==> flow/design.v <==
module MUX2(
	input [15:0] Ain,  
	input [15:0] Bin,
	input Select,  
	output [15:0] Output  
	);
	assign Output = (Select == 1'b0)? Ain : Bin;
endmodule
module MUX3(
	input [15:0] Ain,  
	input [15:0] Bin,
	input [15:0] Cin,
	input [1:0] Select,  
	output reg [15:0] Output
	);
	always @(*)
	begin
		case (Select)
		2'b00: Output = Ain;
		2'b01: Output = Bin;
		2'b10: Output = Cin;
		2'b11: Output = 16'd0;  
		endcase
	end
endmodule
module MUX4(
	input [15:0] Ain,  
	input [15:0] Bin,
	input [15:0] Cin,
	input [15:0] Din,
	input [1:0] Select,  
	output reg [15:0] Output
	);
	always @(*)
	begin
		case (Select)
		2'b00: Output = Ain;
		2'b01: Output = Bin;
		2'b10: Output = Cin;
		2'b11: Output = Din;
		endcase
	end
endmodule
module ALU(
	input [15:0] Ain,  
	input [15:0] Bin,  
	input [3:0] MODE,  
	output reg [15:0] ALUout,  
	output FLAGzero  
	);
	always @(*)  
	begin
		case (MODE)  
			4'b0000: ALUout = 16'd0;		 
			4'b0001: ALUout = Ain + Bin;	 
			4'b0010: ALUout = Ain - Bin;	 
			4'b0011: ALUout = Ain & Bin;	 
			4'b0100: ALUout = Ain | Bin;	 
			4'b0101: ALUout = Ain ^ Bin;	 
			4'b0110: ALUout = ~Ain;			 
			4'b0111: ALUout = Ain * Bin;	 
			4'b1000: ALUout = (Bin == 16'd0) ? 16'hFFFF : Ain / Bin;	 
			4'b1001: ALUout = (Bin == 16'd0) ? Ain : Ain % Bin;	 
			4'b1010: ALUout = Ain<<Bin;	 
			4'b1011: ALUout = Ain>>Bin;	 
			4'b1100: ALUout = Ain;			 
			4'b1101: ALUout = Bin;			 
			4'b1110: begin if (Ain != Bin) ALUout = 16'd1;	 
							else ALUout = 16'd0;
							end
			4'b1111: begin if (Ain < Bin) ALUout = 16'd1;		 
							else ALUout = 16'd0;
							end
		endcase
	end
	assign FLAGzero = (ALUout == 16'd0) ? 1'b1: 1'b0;	 
endmodule
module CTRLUNIT(
	input [15:0] Instruction,  
	input ZFlag,  
	output reg JFlag,  
	output reg RamWriteEN,  
	output reg [9:0] RamAddr,
	output reg [3:0] ALUCtrl,  
	output reg RegWriteEN,
	output reg [4:0] RegWriteAddr,
	output reg [4:0] RegAddrA,  
	output reg [4:0] RegAddrB,
	output reg [9:0] Immediate,  
	output reg [1:0] MuxA,  
	output reg [1:0] MuxB,
	output reg [1:0] MuxC
	);
	wire [5:0] Opcode;
	wire [9:0] Address;
	wire [4:0] AddressA, AddressB;
	assign Opcode = Instruction[15:10];  
	assign Address = Instruction[9:0];  
	assign AddressA = Address[9:5];  
	assign AddressB = Address[4:0];  
	always @(*)
	begin
		case (Opcode)
		6'b000000: begin  
					RamWriteEN 		= 1'b0;
					RegWriteEN 		= 1'b0;
					MuxA 				= 1'b00;
					MuxB 				= 2'b00;
					MuxC				= 2'b00;
					RamAddr 			= 10'b0000000000;
					RegWriteAddr 	= 5'b00000;
					RegAddrA 		= 5'b00000;
					RegAddrB 		= 5'b00000;
					JFlag				= 1'b0;
					ALUCtrl			= 4'b0000;
					Immediate		= 10'b0000000000;
					end
		6'b000001: begin  
					RamWriteEN 		= 1'b0;
					RegWriteEN 		= 1'b1;
					MuxA 				= 1'b00;
					MuxB 				= 2'b01;
					MuxC				= 2'b01;
					RamAddr 			= Address;
					RegWriteAddr 	= 5'b00001;
					RegAddrA 		= 5'b00000;
					RegAddrB 		= 5'b00000;
					JFlag				= 1'b0;
					ALUCtrl			= 4'b1101;
					Immediate		= 10'b0000000000;
					end
		6'b000010: begin  
					RamWriteEN 		= 1'b1;
					RegWriteEN 		= 1'b0;
					MuxA 				= 1'b00;
					MuxB 				= 2'b00;
					MuxC				= 2'b01;
					RamAddr 			= Address;
					RegWriteAddr 	= 5'b00000;
					RegAddrA 		= 5'b00000;
					RegAddrB 		= 5'b00001;
					JFlag				= 1'b0;
					ALUCtrl			= 4'b0000;
					Immediate		= 10'b0000000000;
					end
		6'b000011: begin  
					RamWriteEN 		= 1'b0;
					RegWriteEN 		= 1'b1;
					MuxA 				= 1'b00;
					MuxB 				= 2'b00;
					MuxC				= 2'b00;
					RamAddr 			= 10'b0000000000;
					RegWriteAddr 	= AddressB;
					RegAddrA 		= AddressA;
					RegAddrB 		= 5'b00000;
					JFlag				= 1'b0;
					ALUCtrl			= 4'b1100;
					Immediate		= 10'b0000000000;
					end
		6'b000100: begin  
					RamWriteEN 		= 1'b0;
					RegWriteEN 		= 1'b0;
					MuxA 				= 1'b00;
					MuxB 				= 2'b10;  
					MuxC				= 2'b00;
					RamAddr 			= 10'b0000000000;
					RegWriteAddr 	= 5'b00000;
					RegAddrA 		= 5'b00001;  
					RegAddrB 		= 5'b00000;
					JFlag				= ~ZFlag;  
					ALUCtrl			= 4'b1100;  
					Immediate		= Address;  
					end
		6'b000101: begin  
					RamWriteEN 		= 1'b0;
					RegWriteEN 		= 1'b0;
					MuxA 				= 1'b00;
					MuxB 				= 2'b10;
					MuxC				= 2'b00;
					RamAddr 			= 10'b0000000000;
					RegWriteAddr 	= 5'b00000;
					RegAddrA 		= 5'b00001;
					RegAddrB 		= 5'b00000;
					JFlag				= ZFlag;
					ALUCtrl			= 4'b1100;
					Immediate		= Address;
					end
		6'b000110: begin  
					RamWriteEN 		= 1'b0;
					RegWriteEN 		= 1'b0;
					MuxA 				= 1'b00;
					MuxB 				= 2'b10;
					MuxC				= 2'b00;
					RamAddr 			= 10'b0000000000;
					RegWriteAddr 	= 5'b00000;
					RegAddrA 		= 5'b00000;
					RegAddrB 		= 5'b00000;
					JFlag				= 1'b1;
					ALUCtrl			= 4'b0000;
					Immediate		= Address;
					end
		6'b000111: begin  
					RamWriteEN 		= 1'b0;
					RegWriteEN 		= 1'b1;	 
					MuxA 				= 1'b01;	 
					MuxB 				= 2'b10;  
					MuxC				= 2'b00;
					RamAddr 			= 10'b0000000000;
					RegWriteAddr 	= AddressA;
					RegAddrA 		= 5'b00000;
					RegAddrB 		= 5'b00000;
					JFlag				= 1'b0;  
					ALUCtrl			= 4'b1100;	 
					Immediate		= 10'b0000000000;
					end
		6'b001000: begin  
					RamWriteEN 		= 1'b0;
					RegWriteEN 		= 1'b0;
					MuxA 				= 1'b00;
					MuxB 				= 2'b00;  
					MuxC				= 2'b00;
					RamAddr 			= 10'b0000000000;
					RegWriteAddr 	= 5'b00000;
					RegAddrA 		= 5'b00000;
					RegAddrB 		= AddressA;  
					JFlag				= 1'b1;  
					ALUCtrl			= 4'b0000;
					Immediate		= 10'b0000000000;
					end
		6'b001001: begin  
					RamWriteEN 		= 1'b0;
					RegWriteEN 		= 1'b1;  
					MuxA 				= 1'b00;
					MuxB 				= 2'b00;
					MuxC				= 2'b00;
					RamAddr 			= 10'b0000000000;
					RegWriteAddr 	= 5'b00001;  
					RegAddrA 		= AddressA;  
					RegAddrB 		= AddressB;  
					JFlag				= 1'b0;
					ALUCtrl			= 4'b1111;  
					Immediate		= 10'b0000000000;
					end
		6'b001010: begin  
					RamWriteEN 		= 1'b0;
					RegWriteEN 		= 1'b1;  
					MuxA 				= 1'b00;
					MuxB 				= 2'b10;  
					MuxC				= 2'b00;
					RamAddr 			= 10'b0000000000;
					RegWriteAddr 	= 5'b00001;  
					RegAddrA 		= AddressA;  
					RegAddrB 		= 5'b00000;
					JFlag				= 1'b0;
					ALUCtrl			= 4'b1111;  
					Immediate		= {5'b00000, AddressB};
					end
		6'b001011: begin  
					RamWriteEN 		= 1'b0;
					RegWriteEN 		= 1'b1;  
					MuxA 				= 1'b00;
					MuxB 				= 2'b00;
					MuxC				= 2'b00;
					RamAddr 			= 10'b0000000000;
					RegWriteAddr 	= 5'b00001;  
					RegAddrA 		= AddressA;  
					RegAddrB 		= AddressB;  
					JFlag				= 1'b0;
					ALUCtrl			= 4'b1110;  
					Immediate		= 10'b0000000000;
					end
		6'b001100: begin  
					RamWriteEN 		= 1'b0;
					RegWriteEN 		= 1'b1;  
					MuxA 				= 1'b00;
					MuxB 				= 2'b10;  
					MuxC				= 2'b00;
					RamAddr 			= 10'b0000000000;
					RegWriteAddr 	= 5'b00001;  
					RegAddrA 		= AddressA;  
					RegAddrB 		= 5'b00000;
					JFlag				= 1'b0;
					ALUCtrl			= 4'b1110;  
					Immediate		= {5'b00000, AddressB};
					end
		6'b001101: begin  
					RamWriteEN 		= 1'b0;
					RegWriteEN 		= 1'b1;  
					MuxA 				= 1'b00;
					MuxB 				= 2'b10;  
					MuxC				= 2'b00;
					RamAddr 			= 10'b0000000000;
					RegWriteAddr 	= 5'b00001;  
					RegAddrA 		= 5'b00000;
					RegAddrB 		= 5'b00000;
					JFlag				= 1'b0;
					ALUCtrl			= 4'b1101;
					Immediate		= Address;  
					end
		6'b001110: begin  
					RamWriteEN 		= 1'b0;
					RegWriteEN 		= 1'b1;
					MuxA 				= 1'b00;
					MuxB 				= 2'b00;
					MuxC				= 2'b00;
					RamAddr 			= 10'b0000000000;
					RegWriteAddr 	= 5'b00001;
					RegAddrA 		= AddressA;
					RegAddrB 		= AddressB;
					JFlag				= 1'b0;
					ALUCtrl			= 4'b1010;  
					Immediate		= 10'b0000000000;
					end
		6'b001111: begin  
					RamWriteEN 		= 1'b0;
					RegWriteEN 		= 1'b1;
					MuxA 				= 1'b00;
					MuxB 				= 2'b00;
					MuxC				= 2'b00;
					RamAddr 			= 10'b0000000000;
					RegWriteAddr 	= 5'b00001;
					RegAddrA 		= AddressA;
					RegAddrB 		= AddressB;
					JFlag				= 1'b0;
					ALUCtrl			= 4'b1011;  
					Immediate		= 10'b0000000000;
					end
		6'b010000: begin  
					RamWriteEN 		= 1'b0;
					RegWriteEN 		= 1'b1;
					MuxA 				= 1'b00;
					MuxB 				= 2'b00;
					MuxC				= 2'b00;
					RamAddr 			= 10'b0000000000;
					RegWriteAddr 	= 5'b00001;
					RegAddrA 		= AddressA;
					RegAddrB 		= AddressB;
					JFlag				= 1'b0;
					ALUCtrl			= 4'b0001;
					Immediate		= 10'b0000000000;
					end
		6'b010001: begin  
					RamWriteEN 		= 1'b0;
					RegWriteEN 		= 1'b1;
					MuxA 				= 1'b00;
					MuxB 				= 2'b00;
					MuxC				= 2'b00;
					RamAddr 			= 10'b0000000000;
					RegWriteAddr 	= 5'b00001;
					RegAddrA 		= AddressA;
					RegAddrB 		= AddressB;
					JFlag				= 1'b0;
					ALUCtrl			= 4'b0010;
					Immediate		= 10'b0000000000;
					end
		6'b010010: begin  
					RamWriteEN 		= 1'b0;
					RegWriteEN 		= 1'b1;
					MuxA 				= 1'b00;
					MuxB 				= 2'b00;
					MuxC				= 2'b00;
					RamAddr 			= 10'b0000000000;
					RegWriteAddr 	= 5'b00001;
					RegAddrA 		= AddressA;
					RegAddrB 		= AddressB;
					JFlag				= 1'b0;
					ALUCtrl			= 4'b0111;
					Immediate		= 10'b0000000000;
					end
		6'b010011: begin  
					RamWriteEN 		= 1'b0;
					RegWriteEN 		= 1'b1;
					MuxA 				= 1'b00;
					MuxB 				= 2'b00;
					MuxC				= 2'b00;
					RamAddr 			= 10'b0000000000;
					RegWriteAddr 	= 5'b00001;
					RegAddrA 		= AddressA;
					RegAddrB 		= AddressB;
					JFlag				= 1'b0;
					ALUCtrl			= 4'b1000;
					Immediate		= 10'b0000000000;
					end
		6'b010100: begin  
					RamWriteEN 		= 1'b0;
					RegWriteEN 		= 1'b1;
					MuxA 				= 1'b00;
					MuxB 				= 2'b00;
					MuxC				= 2'b00;
					RamAddr 			= 10'b0000000000;
					RegWriteAddr 	= 5'b00001;
					RegAddrA 		= AddressA;
					RegAddrB 		= AddressB;
					JFlag				= 1'b0;
					ALUCtrl			= 4'b1001;
					Immediate		= 10'b0000000000;
					end
		6'b010101: begin  
					RamWriteEN 		= 1'b0;
					RegWriteEN 		= 1'b1;
					MuxA 				= 1'b00;
					MuxB 				= 2'b10;
					MuxC				= 2'b00;
					RamAddr 			= 10'b0000000000;
					RegWriteAddr 	= 5'b00001;
					RegAddrA 		= AddressA;
					RegAddrB 		= 5'b00000;
					JFlag				= 1'b0;
					ALUCtrl			= 4'b0001;
					Immediate		= {5'b00000, AddressB};
					end
		6'b010110: begin  
					RamWriteEN 		= 1'b0;
					RegWriteEN 		= 1'b1;
					MuxA 				= 1'b00;
					MuxB 				= 2'b10;
					MuxC				= 2'b00;
					RamAddr 			= 10'b0000000000;
					RegWriteAddr 	= 5'b00001;
					RegAddrA 		= AddressA;
					RegAddrB 		= 5'b00000;
					JFlag				= 1'b0;
					ALUCtrl			= 4'b0010;
					Immediate		= {5'b00000, AddressB};
					end
		6'b010111: begin  
					RamWriteEN 		= 1'b0;
					RegWriteEN 		= 1'b1;
					MuxA 				= 1'b00;
					MuxB 				= 2'b10;
					MuxC				= 2'b00;
					RamAddr 			= 10'b0000000000;
					RegWriteAddr 	= 5'b00001;
					RegAddrA 		= AddressA;
					RegAddrB 		= 5'b00000;
					JFlag				= 1'b0;
					ALUCtrl			= 4'b0111;
					Immediate		= {5'b00000, AddressB};
					end
		6'b011000: begin  
					RamWriteEN 		= 1'b0;
					RegWriteEN 		= 1'b1;
					MuxA 				= 1'b00;
					MuxB 				= 2'b10;
					MuxC				= 2'b00;
					RamAddr 			= 10'b0000000000;
					RegWriteAddr 	= 5'b00001;
					RegAddrA 		= AddressA;
					RegAddrB 		= 5'b00000;
					JFlag				= 1'b0;
					ALUCtrl			= 4'b1000;
					Immediate		= {5'b00000, AddressB};
					end
		6'b011001: begin  
					RamWriteEN 		= 1'b0;
					RegWriteEN 		= 1'b1;
					MuxA 				= 1'b00;
					MuxB 				= 2'b10;
					MuxC				= 2'b00;
					RamAddr 			= 10'b0000000000;
					RegWriteAddr 	= 5'b00001;
					RegAddrA 		= AddressA;
					RegAddrB 		= 5'b00000;
					JFlag				= 1'b0;
					ALUCtrl			= 4'b1001;
					Immediate		= {5'b00000, AddressB};
					end
		6'b011010: begin  
					RamWriteEN 		= 1'b0;
					RegWriteEN 		= 1'b1;
					MuxA 				= 1'b00;
					MuxB 				= 2'b00;
					MuxC				= 2'b00;
					RamAddr 			= 10'b0000000000;
					RegWriteAddr 	= AddressB;
					RegAddrA 		= AddressA;
					RegAddrB 		= 5'b00000;
					JFlag				= 1'b0;
					ALUCtrl			= 4'b0110;
					Immediate		= 10'b0000000000;
					end
		6'b011011: begin  
					RamWriteEN 		= 1'b0;
					RegWriteEN 		= 1'b1;
					MuxA 				= 1'b00;
					MuxB 				= 2'b00;
					MuxC				= 2'b00;
					RamAddr 			= 10'b0000000000;
					RegWriteAddr 	= 5'b00001;
					RegAddrA 		= AddressA;
					RegAddrB 		= AddressB;
					JFlag				= 1'b0;
					ALUCtrl			= 4'b0101;
					Immediate		= 10'b0000000000;
					end
		6'b011100: begin  
					RamWriteEN 		= 1'b0;
					RegWriteEN 		= 1'b1;
					MuxA 				= 1'b00;
					MuxB 				= 2'b00;
					MuxC				= 2'b00;
					RamAddr 			= 10'b0000000000;
					RegWriteAddr 	= 5'b00001;
					RegAddrA 		= AddressA;
					RegAddrB 		= AddressB;
					JFlag				= 1'b0;
					ALUCtrl			= 4'b0100;
					Immediate		= 10'b0000000000;
					end
		6'b011101: begin  
					RamWriteEN 		= 1'b0;
					RegWriteEN 		= 1'b1;
					MuxA 				= 1'b00;
					MuxB 				= 2'b00;
					MuxC				= 2'b00;
					RamAddr 			= 10'b0000000000;
					RegWriteAddr 	= 5'b00001;
					RegAddrA 		= AddressA;
					RegAddrB 		= AddressB;
					JFlag				= 1'b0;
					ALUCtrl			= 4'b0011;
					Immediate		= 10'b0000000000;
					end
		6'b011110: begin  
					RamWriteEN 		= 1'b0;
					RegWriteEN 		= 1'b1;
					MuxA 				= 1'b00;
					MuxB 				= 2'b01;  
					MuxC				= 2'b10;  
					RamAddr 			= 10'b0000000000;
					RegWriteAddr 	= AddressB;
					RegAddrA 		= AddressA;  
					RegAddrB 		= 5'b00000;
					JFlag				= 1'b0;
					ALUCtrl			= 4'b1101;  
					Immediate		= 10'b0000000000;
					end
		6'b011111: begin  
					RamWriteEN 		= 1'b1;  
					RegWriteEN 		= 1'b0;
					MuxA 				= 1'b00;  
					MuxB 				= 2'b00;
					MuxC				= 2'b10;  
					RamAddr 			= 10'b0000000000;
					RegWriteAddr 	= 5'b00000;
					RegAddrA 		= AddressB;  
					RegAddrB 		= AddressA;  
					JFlag				= 1'b0;
					ALUCtrl			= 4'b0000;
					Immediate		= 10'b0000000000;
					end
		6'b100000: begin  
					RamWriteEN 		= 1'b0;  
					RegWriteEN 		= 1'b1;
					MuxA 				= 2'b10;  
					MuxB 				= 2'b00;
					MuxC				= 2'b10;  
					RamAddr 			= 10'b0000000000;
					RegWriteAddr 	= AddressA;
					RegAddrA 		= 5'b00000;  
					RegAddrB 		= 5'b00000;  
					JFlag				= 1'b0;
					ALUCtrl			= 4'b1100;
					Immediate		= 10'b0000000000;
					end
		6'b100001: begin  
					RamWriteEN 		= 1'b0;
					RegWriteEN 		= 1'b1;
					MuxA 				= 1'b00;
					MuxB 				= 2'b10;
					MuxC				= 2'b00;
					RamAddr 			= 10'b0000000000;
					RegWriteAddr 	= 5'b00001;
					RegAddrA 		= AddressA;
					RegAddrB 		= 5'b00000;
					JFlag				= 1'b0;
					ALUCtrl			= 4'b1010;  
					Immediate		= AddressB;
				end
		6'b100010: begin  
					RamWriteEN 		= 1'b0;
					RegWriteEN 		= 1'b1;
					MuxA 				= 1'b00;
					MuxB 				= 2'b10;
					MuxC				= 2'b00;
					RamAddr 			= 10'b0000000000;
					RegWriteAddr 	= 5'b00001;
					RegAddrA 		= AddressA;
					RegAddrB 		= 5'b00000;
					JFlag				= 1'b0;
					ALUCtrl			= 4'b1011;  
					Immediate		= AddressB;
				end
		default: begin  
					RamWriteEN 		= 1'b0;
					RegWriteEN 		= 1'b0;
					MuxA 				= 1'b00;
					MuxB 				= 2'b00;
					MuxC				= 2'b00;
					RamAddr 			= 10'b0000000000;
					RegWriteAddr 	= 5'b00000;
					RegAddrA 		= 5'b00000;
					RegAddrB 		= 5'b00000;
					JFlag				= 1'b0;
					ALUCtrl			= 4'b0000;
					Immediate		= 10'b0000000000;
					end
		endcase
	end
endmodule
module REGFILE(
	input clk,  
	input En,  
	input Reset,  
	input Write,  
	input [4:0] Waddr,  
	input [15:0] Wdata,  
	input [4:0] Aaddr,  
	output [15:0] Adata,  
	input [4:0] Baddr,
	output [15:0] Bdata
	);
	integer i;
	reg [15:0] register[31:0];
	always @(posedge clk)
	begin
		if (Reset == 1'b1) begin
			for(i = 0; i < 32; i = i + 1) begin  
				register[i] <= 16'd0;
			end
		end
		else if (En == 1'b1 && Write == 1'b1) begin
			register[Waddr] <= Wdata;  
		end
	end
	assign Adata = (Aaddr == 0)? 16'd0 : register[Aaddr];
	assign Bdata = (Baddr == 0)? 16'd0 : register[Baddr];
endmodule
module PCOUNTER(
	input clk,  
	input En,  
	input [9:0] Jaddr,  
	input Jflag,  
	output reg [9:0] Caddr,  
	input Clear  
	);
	always @(posedge clk)
	begin
		if (Clear == 1'b1) begin  
			Caddr <= 10'd0;
		end
		else if (En == 1'b1) begin
			if(Jflag == 1'b1) begin  
				Caddr <= Jaddr;
			end
			else begin
				Caddr <= Caddr + 1'b1;  
			end
		end
	end
endmodule
module microcounter(
	input clk,  
	input Clear,  
	output reg [1:0] count  
	);
	always @(posedge clk)
	begin
		if (Clear == 1'b1) begin
			count <= 2'b00;
		end
		else if (count == 2'b11) begin
			count <= 2'b00;
		end
		else begin
			count <= count + 1'b1;
		end
	end
endmodule
module mips16_core(
	input clk,
	input rst,  
	output [9:0] imem_addr,
	input [15:0] imem_rdata,
	output [9:0] dmem_addr,
	output dmem_we,
	output [15:0] dmem_wdata,
	input [15:0] dmem_rdata,
	input [15:0] in_data,
	output rf_we,
	output [4:0] rf_waddr,
	output [15:0] rf_wdata
	);
	wire ramWriteEN, regWriteEN, ZFlag, JFlag;
	wire [1:0] selA, selB, selC;
	wire [15:0] muxAout, muxBout, muxCout;
	wire [9:0] Caddr, ramAddress;
	wire [15:0] Instruction;
	wire [15:0] regAdata, regBdata;
	wire [3:0] ALUop;
	wire [15:0] ALUout;
	wire [9:0] Immediate;
	wire [15:0] ramBdata;
	wire [4:0] regAread, regBread, regwrite;
	wire [1:0] microcount;
	microcounter micro(.clk(clk), .Clear(rst), .count(microcount));
	wire ramclk = (microcount == 2'b00);  
	wire regclk = (microcount == 2'b01);  
	wire instrclk = (microcount == 2'b10);  
	PCOUNTER programcounter(
		.clk(clk),
		.En(instrclk),
		.Jaddr(muxBout[9:0]),  
		.Jflag(JFlag),
		.Caddr(Caddr),
		.Clear(rst)
		);
	assign imem_addr = Caddr;
	assign Instruction = imem_rdata;
	CTRLUNIT controlunit(
		.Instruction(Instruction),  
		.ZFlag(ZFlag),  
		.JFlag(JFlag),
		.RamWriteEN(ramWriteEN),
		.RamAddr(ramAddress),
		.ALUCtrl(ALUop),
		.RegWriteEN(regWriteEN),
		.RegWriteAddr(regwrite),
		.RegAddrA(regAread),
		.RegAddrB(regBread),
		.Immediate(Immediate),
		.MuxA(selA),
		.MuxB(selB),
		.MuxC(selC)
		);
	MUX3 muxA(
		.Ain(regAdata),
		.Bin({6'd0, Caddr}),
		.Cin(in_data),
		.Select(selA),
		.Output(muxAout)
		);
	MUX3 muxB(
		.Ain(regBdata),
		.Bin(ramBdata),
		.Cin({6'd0, Immediate}),
		.Select(selB),
		.Output(muxBout)
		);
	MUX3 muxC(
		.Ain({6'd0, Caddr}),
		.Bin({6'd0, ramAddress}),
		.Cin(muxAout),
		.Select(selC),
		.Output(muxCout)
		);
	ALU arithmaticlogic(
		.Ain(muxAout),  
		.Bin(muxBout),  
		.MODE(ALUop),  
		.ALUout(ALUout),
		.FLAGzero(ZFlag)
		);
	REGFILE registers(
		.clk(clk),
		.En(regclk),
		.Reset(rst),
		.Write(regWriteEN),
		.Waddr(regwrite),
		.Wdata(ALUout),
		.Aaddr(regAread),
		.Adata(regAdata),  
		.Baddr(regBread),
		.Bdata(regBdata)  
		);
	assign dmem_addr = muxCout[9:0];
	assign dmem_we = ramclk & ramWriteEN;
	assign dmem_wdata = regBdata;
	assign ramBdata = dmem_rdata;
	reg rf_we_q;
	reg [4:0] rf_waddr_q;
	reg [15:0] rf_wdata_q;
	always @(posedge clk)
	begin
		if (rst == 1'b1) begin
			rf_we_q <= 1'b0;
		end
		else begin
			rf_we_q <= regclk & regWriteEN;
		end
		if (regclk == 1'b1) begin
			rf_waddr_q <= regwrite;
			rf_wdata_q <= ALUout;
		end
	end
	assign rf_we = rf_we_q;
	assign rf_waddr = rf_waddr_q;
	assign rf_wdata = rf_wdata_q;
endmodule
======== Tool chain data of mips16_core ========
Tool output for the design above, in the order of the flow.
Lines are those of the file above, counted from 1.
Library cell names are shortened.
A cell with n/a has no value.
set-up
  design top .............................. mips16_core
  clock ................................... clk
  standard-cell library ................... sky130hd
  corner .................................. tt_025C_1v80

======== Word level ========
Counts by Yosys on the flattened word-level netlist (proc, flatten, opt, wreduce; memories kept). Register bits leave out memories and registers merged into their read ports (data or address). Print and check cells are left out. Cells with the same type and inputs are merged into one.
Memory sizes are those after Yosys's memory passes, which may raise the word count (mostly to a power of two), join words into wider ones and drop unused or constant bits.
bit counts
  register bits after elaboration ......... 34
  RAM bits ................................ 512
  memories kept ........................... 1
  input bits .............................. 50
  output and inout bits ................... 59
operators by class
  $add $sub $neg .......................... 4
  multiply operators ...................... 1
  div/mod/pow operators ................... 2
  $lt $le $gt $ge ......................... 1
  equal/unequal tests ..................... 62
  shift-type cells ........................ 2
  mux-type cells .......................... 31
  bitwise operators ....................... 7
  reductions and logical operators ........ 38
memory list
  memory              depth  width  RTL line  RTL
  registers.register  32     16     624       reg [15:0] register[31:0];
operators with widths
  cell                                                              count
  16-bit by 16-bit divider with 16-bit output                       1
  16-bit by 16-bit remainder unit with 16-bit output                1
  16-bit by 16-bit multiplier with 16-bit output                    1
  16-bit case mux with 16-bit select                                1
  16-bit case mux with 4-bit select                                 2
  6-bit by 5-bit == test with 1-bit output (second input constant)  16
  16-bit 2-to-1 mux                                                 6
  4-bit case mux with 15-bit select                                 1
  6-bit by 4-bit == test with 1-bit output (second input constant)  8
  5-bit case mux with 3-bit select                                  3
  10-bit case mux with 4-bit select                                 1
  2-bit OR reduction                                                17
  16-bit zero test                                                  2
  4-bit == test (second input constant)                             8
  28-bit OR reduction                                               1
  24-bit OR reduction                                               1
  6-bit by 3-bit == test with 1-bit output (second input constant)  4
  23-bit OR reduction                                               1
  10-bit case mux with 2-bit select                                 1
  10-bit 2-to-1 mux                                                 2
  6-bit == test (second input constant)                             3
  16-bit adder                                                      1
  16-bit subtractor                                                 1
  16-bit less-than comparator                                       1
  16-bit inequality test                                            1
  16-bit bitwise AND                                                1
  16-bit OR                                                         1
  16-bit XOR                                                        1
Other operator kinds: 28; their cells: 60.

======== Logic depth ========
Yosys ltp: most cells in a row. Word level: on the elaborated netlist, between registers, memories and ports. Mapped: between sequential cells and ports; inverters and the memories' decode and read muxes count.
logic depth
  depth after elaboration ................. 14
  ABC_AREA ................................ 1
  gate-level depth with buffers ........... 264
  gate-level depth less buffers ........... 257

======== Netlist ========
Yosys stat after the flow's synthesis: flattened, memories mapped to cells. It holds for the ABC_AREA given above (unset counts as 0); a run with the other value may have another netlist.
cells by type
  type      count  area in all (um^2)
  edfxtp_1  533    1.6E+04
  nand2_1   1838   6.9E+03
  nand3_1   946    4.73E+03
  ha_1      242    3.03E+03
  nor2_1    746    2.8E+03
  inv_1     600    2252.16
  fa_1      83     1.66E+03
  a21oi_1   218    1.09E+03
  buf_2     150    750.72
  o21ai_0   147    735.706
  xor2_1    67     586.813
  clkbuf_1  152    570.547
  xnor2_1   55     481.712
  o211ai_1  55     412.896
  buf_4     41     307.795
  a32o_1    30     300.288
  or2_2     43     269.008
  dfxtp_1   13     260.25
Other cell types: 52; their cells: 469.
synthesis totals
  cell count .............................. 6428
  mapped area ............................. 46469.6 um^2
  area of sequential cells ................ 16265.6 um^2
  flip-flops .............................. 546
  buffer cells ............................ 370

======== Worst setup path after synthesis ========
Path of least setup slack by OpenSTA after synthesis, without wires, with an ideal clock, recovery checks aside; 20% of the period is set as input and as output delay. Where synthesis merged equal registers, the netlist keeps one of their names.
timing post-synthesis
  kind .................................... input-to-reg
  from .................................... in imem_rdata[10]
  to ...................................... reg programcounter.Caddr[3]
  clock period ............................ 44.0 ns
  external input delay .................... 8.800 ns
  data arrival time ....................... 40.133 ns
  data required time ...................... 43.930 ns
  slack ................................... 3.796 ns
  delay of the path ....................... 31.403 ns
  stages on the path ...................... 252
  buffers on the path ..................... 13
  synthesis period reached ................ 40.204 ns
"delay of the path" is the arrival time less input delay plus setup time.
"stages on the path" counts driving pins, that of a launching flip-flop among them; a cell with two outputs on the path counts twice.
"synthesis period reached" = period - worst setup slack (recovery checks aside). The figure is calculated, with input and output delays left at 20% of the set period.
The rows between start and end are the longest chain of elaborated cells between them; the timing report does not say that the signal goes this way. Where chains are equally long, one stands for them.
A line is the first line of the expression or statement that the cell stems from. Yosys adds cells for indexed reads and writes and turns some case tables into memories.
A memory read counts as a cell of the chain, while the word-level depth stops at memories.
At most two assigning lines are given for a register; there are more.
between the ends, post-synthesis
  cells stage by stage .................... buf_4 -> inv_2 -> nor2_2 -> nand2_1 -> nand2_1 -> a21oi_2 -> nand2_8 -> nand2_4 -> nand2_4 -> buf_4 -> buf_4 -> buf_6 -> buf_2 -> a21oi_1 -> o21ai_0 -> o211ai_1 -> nand2_1 -> nand3_1 -> [... 216 more ...] -> nor2_1 -> nand2_1 -> nor2_1 -> nand3_1 -> nor2_1 -> nand3_1 -> nor2_1 -> nand3_1 -> nor2_1 -> nand3_1 -> nor2_4 -> nand4_2 -> nand2_4 -> nand3_4 -> buf_6 -> nand2_2 -> nand3_1 -> a21oi_1
  length of the longest elaborated chain .. 14
RTL lines, path post-synthesis
  what                                                RTL line  RTL
  start: declaration                                  684       input [15:0] imem_rdata,
  6-bit by 2-bit == test with 1-bit output            103       case (Opcode)
  24-bit OR reduction                                 n/a
  5-bit case mux with 3-bit select                    103
  memory 32 x 16 bit                                  624       reg [15:0] register[31:0];
  16-bit 2-to-1 mux                                   636       assign Adata = (Aaddr == 0)? 16'd0 : register[Aaddr];
  16-bit case mux with 4-bit select                   18        case (Select)
  16-bit by 16-bit remainder unit with 16-bit output  63        4'b1001: ALUout = (Bin == 16'd0) ? Ain : Ain % Bin;
  16-bit 2-to-1 mux                                   63
  16-bit case mux with 16-bit select                  53        case (MODE)
  16-bit zero test                                    76        assign FLAGzero = (ALUout == 16'd0) ? 1'b1: 1'b0;
  1-bit 2-to-1 mux                                    76
  1-bit inverter                                      170       JFlag = ~ZFlag;
  1-bit case mux with 3-bit select                    103
  10-bit 2-to-1 mux                                   653       if(Jflag == 1'b1) begin
  end: assignment                                     654       Caddr <= Jaddr;
  end: assignment                                     657       Caddr <= Caddr + 1'b1;
  end: declaration                                    644       output reg [9:0] Caddr,

======== Path in the finished layout ========
Path of least setup slack in the final report of run 1 (OpenROAD, finished layout, wires in). Where an end is a register, its clock arrival counts in the times.
timing post-layout
  kind .................................... input-to-reg
  from .................................... in imem_rdata[14]
  to ...................................... reg programcounter.Caddr[8]
  clock period ............................ 24.4 ns
  external input delay .................... 4.88 ns
  data arrival time ....................... 38.84 ns
  data required time ...................... 25.01 ns
  slack ................................... -13.84 ns
  stages on the path ...................... 245
  buffers on the path ..................... 30
The rows between start and end are the longest chain of elaborated cells between them; the timing report does not say that the signal goes this way. Where chains are equally long, one stands for them.
A memory read counts as a cell of the chain, while the word-level depth stops at memories.
At most two assigning lines are given for a register; there are more.
between the ends, post-layout
  cells stage by stage .................... buf_8 -> inv_4 -> nor2_4 -> buf_6 -> nand3_4 -> nand3_4 -> nor2_4 -> nand2_8 -> inv_2 -> o22ai_4 -> buf_12 -> inv_2 -> clkbuf_1 -> nand2_1 -> nand3_4 -> nand2_2 -> nor2_1 -> nand2_1 -> [... 209 more ...] -> nor2_1 -> nand2_1 -> nor2_4 -> nand3_2 -> nor2_2 -> nand3_2 -> nor2_1 -> nand3_1 -> nor2_2 -> nand3_2 -> nor2_4 -> nand4_4 -> nand2_4 -> nand3_4 -> buf_6 -> nand2_2 -> nand3_2 -> a21oi_2
  length of the longest elaborated chain .. 14
RTL lines, path post-layout
  what                                                RTL line  RTL
  start: declaration                                  684       input [15:0] imem_rdata,
  6-bit by 2-bit == test with 1-bit output            103       case (Opcode)
  24-bit OR reduction                                 n/a
  5-bit case mux with 3-bit select                    103
  memory 32 x 16 bit                                  624       reg [15:0] register[31:0];
  16-bit 2-to-1 mux                                   636       assign Adata = (Aaddr == 0)? 16'd0 : register[Aaddr];
  16-bit case mux with 4-bit select                   18        case (Select)
  16-bit by 16-bit remainder unit with 16-bit output  63        4'b1001: ALUout = (Bin == 16'd0) ? Ain : Ain % Bin;
  16-bit 2-to-1 mux                                   63
  16-bit case mux with 16-bit select                  53        case (MODE)
  16-bit zero test                                    76        assign FLAGzero = (ALUout == 16'd0) ? 1'b1: 1'b0;
  1-bit 2-to-1 mux                                    76
  1-bit inverter                                      170       JFlag = ~ZFlag;
  1-bit case mux with 3-bit select                    103
  10-bit 2-to-1 mux                                   653       if(Jflag == 1'b1) begin
  end: assignment                                     654       Caddr <= Jaddr;
  end: assignment                                     657       Caddr <= Caddr + 1'b1;
  end: declaration                                    644       output reg [9:0] Caddr,

FLOW RESULTS
============

Module mips16_core, platform sky130hd: 2 stored runs of the flow (Yosys, OpenROAD) with differing settings, in no particular order. Input and output delays are each 20% of the period that was set; the output load is 0.01 pF.
"achieved clock period (ns)" = clock period - worst setup slack. The figure is calculated, with input and output delays left at 20% of the set period.
By "worst setup path time (ns)" is meant the share of the clock period that the worst setup path is allowed (20% is reserved at inputs, 20% at outputs), minus its slack. Clock arrival times at its registers enter into it.

Flow files of run 1
==> flow/run.sh <==
#!/bin/bash
# the make line also repeats the synthesis and layout settings of config.mk as NAME=value (left out here)
make -C /OpenROAD-flow-scripts/flow DESIGN_CONFIG=/design/flow/config.mk WORK_HOME=/design/flow/orfs CLKGATE_MAP_FILE= finish
==> flow/config.mk <==
export PLATFORM = sky130hd
export DESIGN_NAME = mips16_core
export DESIGN_NICKNAME = mips16_core
export VERILOG_FILES = /design/flow/design.v
export SDC_FILE = /design/flow/constraint.sdc
export NUM_CORES = 4
export LEC_CHECK = 0
export ABC_AREA = 1
export CAP_MARGIN = 10
export CELL_PAD_IN_SITES_GLOBAL_PLACEMENT = 1
export CORE_MARGIN = 5
export CORE_UTILIZATION = 52
export CTS_CLUSTER_SIZE = 51
export GPL_TIMING_DRIVEN = 0
export HOLD_SLACK_MARGIN = 0.13
export MAX_ROUTING_LAYER = met4
export MIN_ROUTING_LAYER = met1
export PLACE_DENSITY_LB_ADDON = 0.21
export SETUP_SLACK_MARGIN = 5.0
export SLEW_MARGIN = 35
export TNS_END_PERCENT = 10
==> flow/constraint.sdc <==
create_clock -name core_clock -period 24.4 [get_ports {clk}]
set_input_delay 4.8800 -clock core_clock [delete_from_list [all_inputs] [get_ports {clk}]]
set_output_delay 4.8800 -clock core_clock [all_outputs]
set_load 0.01 [all_outputs]

report of run 1
yosys chip area after synthesis (um^2): 46469.6
finish__design__die__area: 95443.9
finish__design__instance__area__stdcell: 59727.3
finish__design__instance__utilization: 0.6748
finish__timing__setup__ws: -13.836
finish__timing__setup__tns: -6736.220
finish__timing__hold__ws: 0.529
achieved clock period (ns): 38.236
worst setup path time (ns): 33.36
worst setup path kind: input-to-reg

Flow files of run 2
==> flow/run.sh <==
#!/bin/bash
# the make line also repeats the synthesis and layout settings of config.mk as NAME=value (left out here)
make -C /OpenROAD-flow-scripts/flow DESIGN_CONFIG=/design/flow/config.mk WORK_HOME=/design/flow/orfs CLKGATE_MAP_FILE= finish
==> flow/config.mk <==
export PLATFORM = sky130hd
export DESIGN_NAME = mips16_core
export DESIGN_NICKNAME = mips16_core
export VERILOG_FILES = /design/flow/design.v
export SDC_FILE = /design/flow/constraint.sdc
export NUM_CORES = 4
export LEC_CHECK = 0
export ABC_AREA = 1
export CAP_MARGIN = 20
export CELL_PAD_IN_SITES_GLOBAL_PLACEMENT = 1
export CORE_ASPECT_RATIO = 0.61
export CORE_MARGIN = 2
export CORE_UTILIZATION = 40
export CTS_CLUSTER_SIZE = 20
export GPL_ROUTABILITY_DRIVEN = 1
export GPL_TIMING_DRIVEN = 0
export MIN_ROUTING_LAYER = met1
export SETUP_SLACK_MARGIN = 4.82
export SLEW_MARGIN = 20
export TNS_END_PERCENT = 75
==> flow/constraint.sdc <==
create_clock -name core_clock -period 72.2 [get_ports {clk}]
set_input_delay 14.4400 -clock core_clock [delete_from_list [all_inputs] [get_ports {clk}]]
set_output_delay 14.4400 -clock core_clock [all_outputs]
set_load 0.01 [all_outputs]

report of run 2
yosys chip area after synthesis (um^2): 46469.6
finish__design__die__area: 119000.0
finish__design__instance__area__stdcell: 52138.8
finish__design__instance__utilization: 0.4532
finish__timing__setup__ws: 14.690
finish__timing__setup__tns: 0.000
finish__timing__hold__ws: 0.514
achieved clock period (ns): 57.510
worst setup path time (ns): 43.07
worst setup path kind: input-to-reg
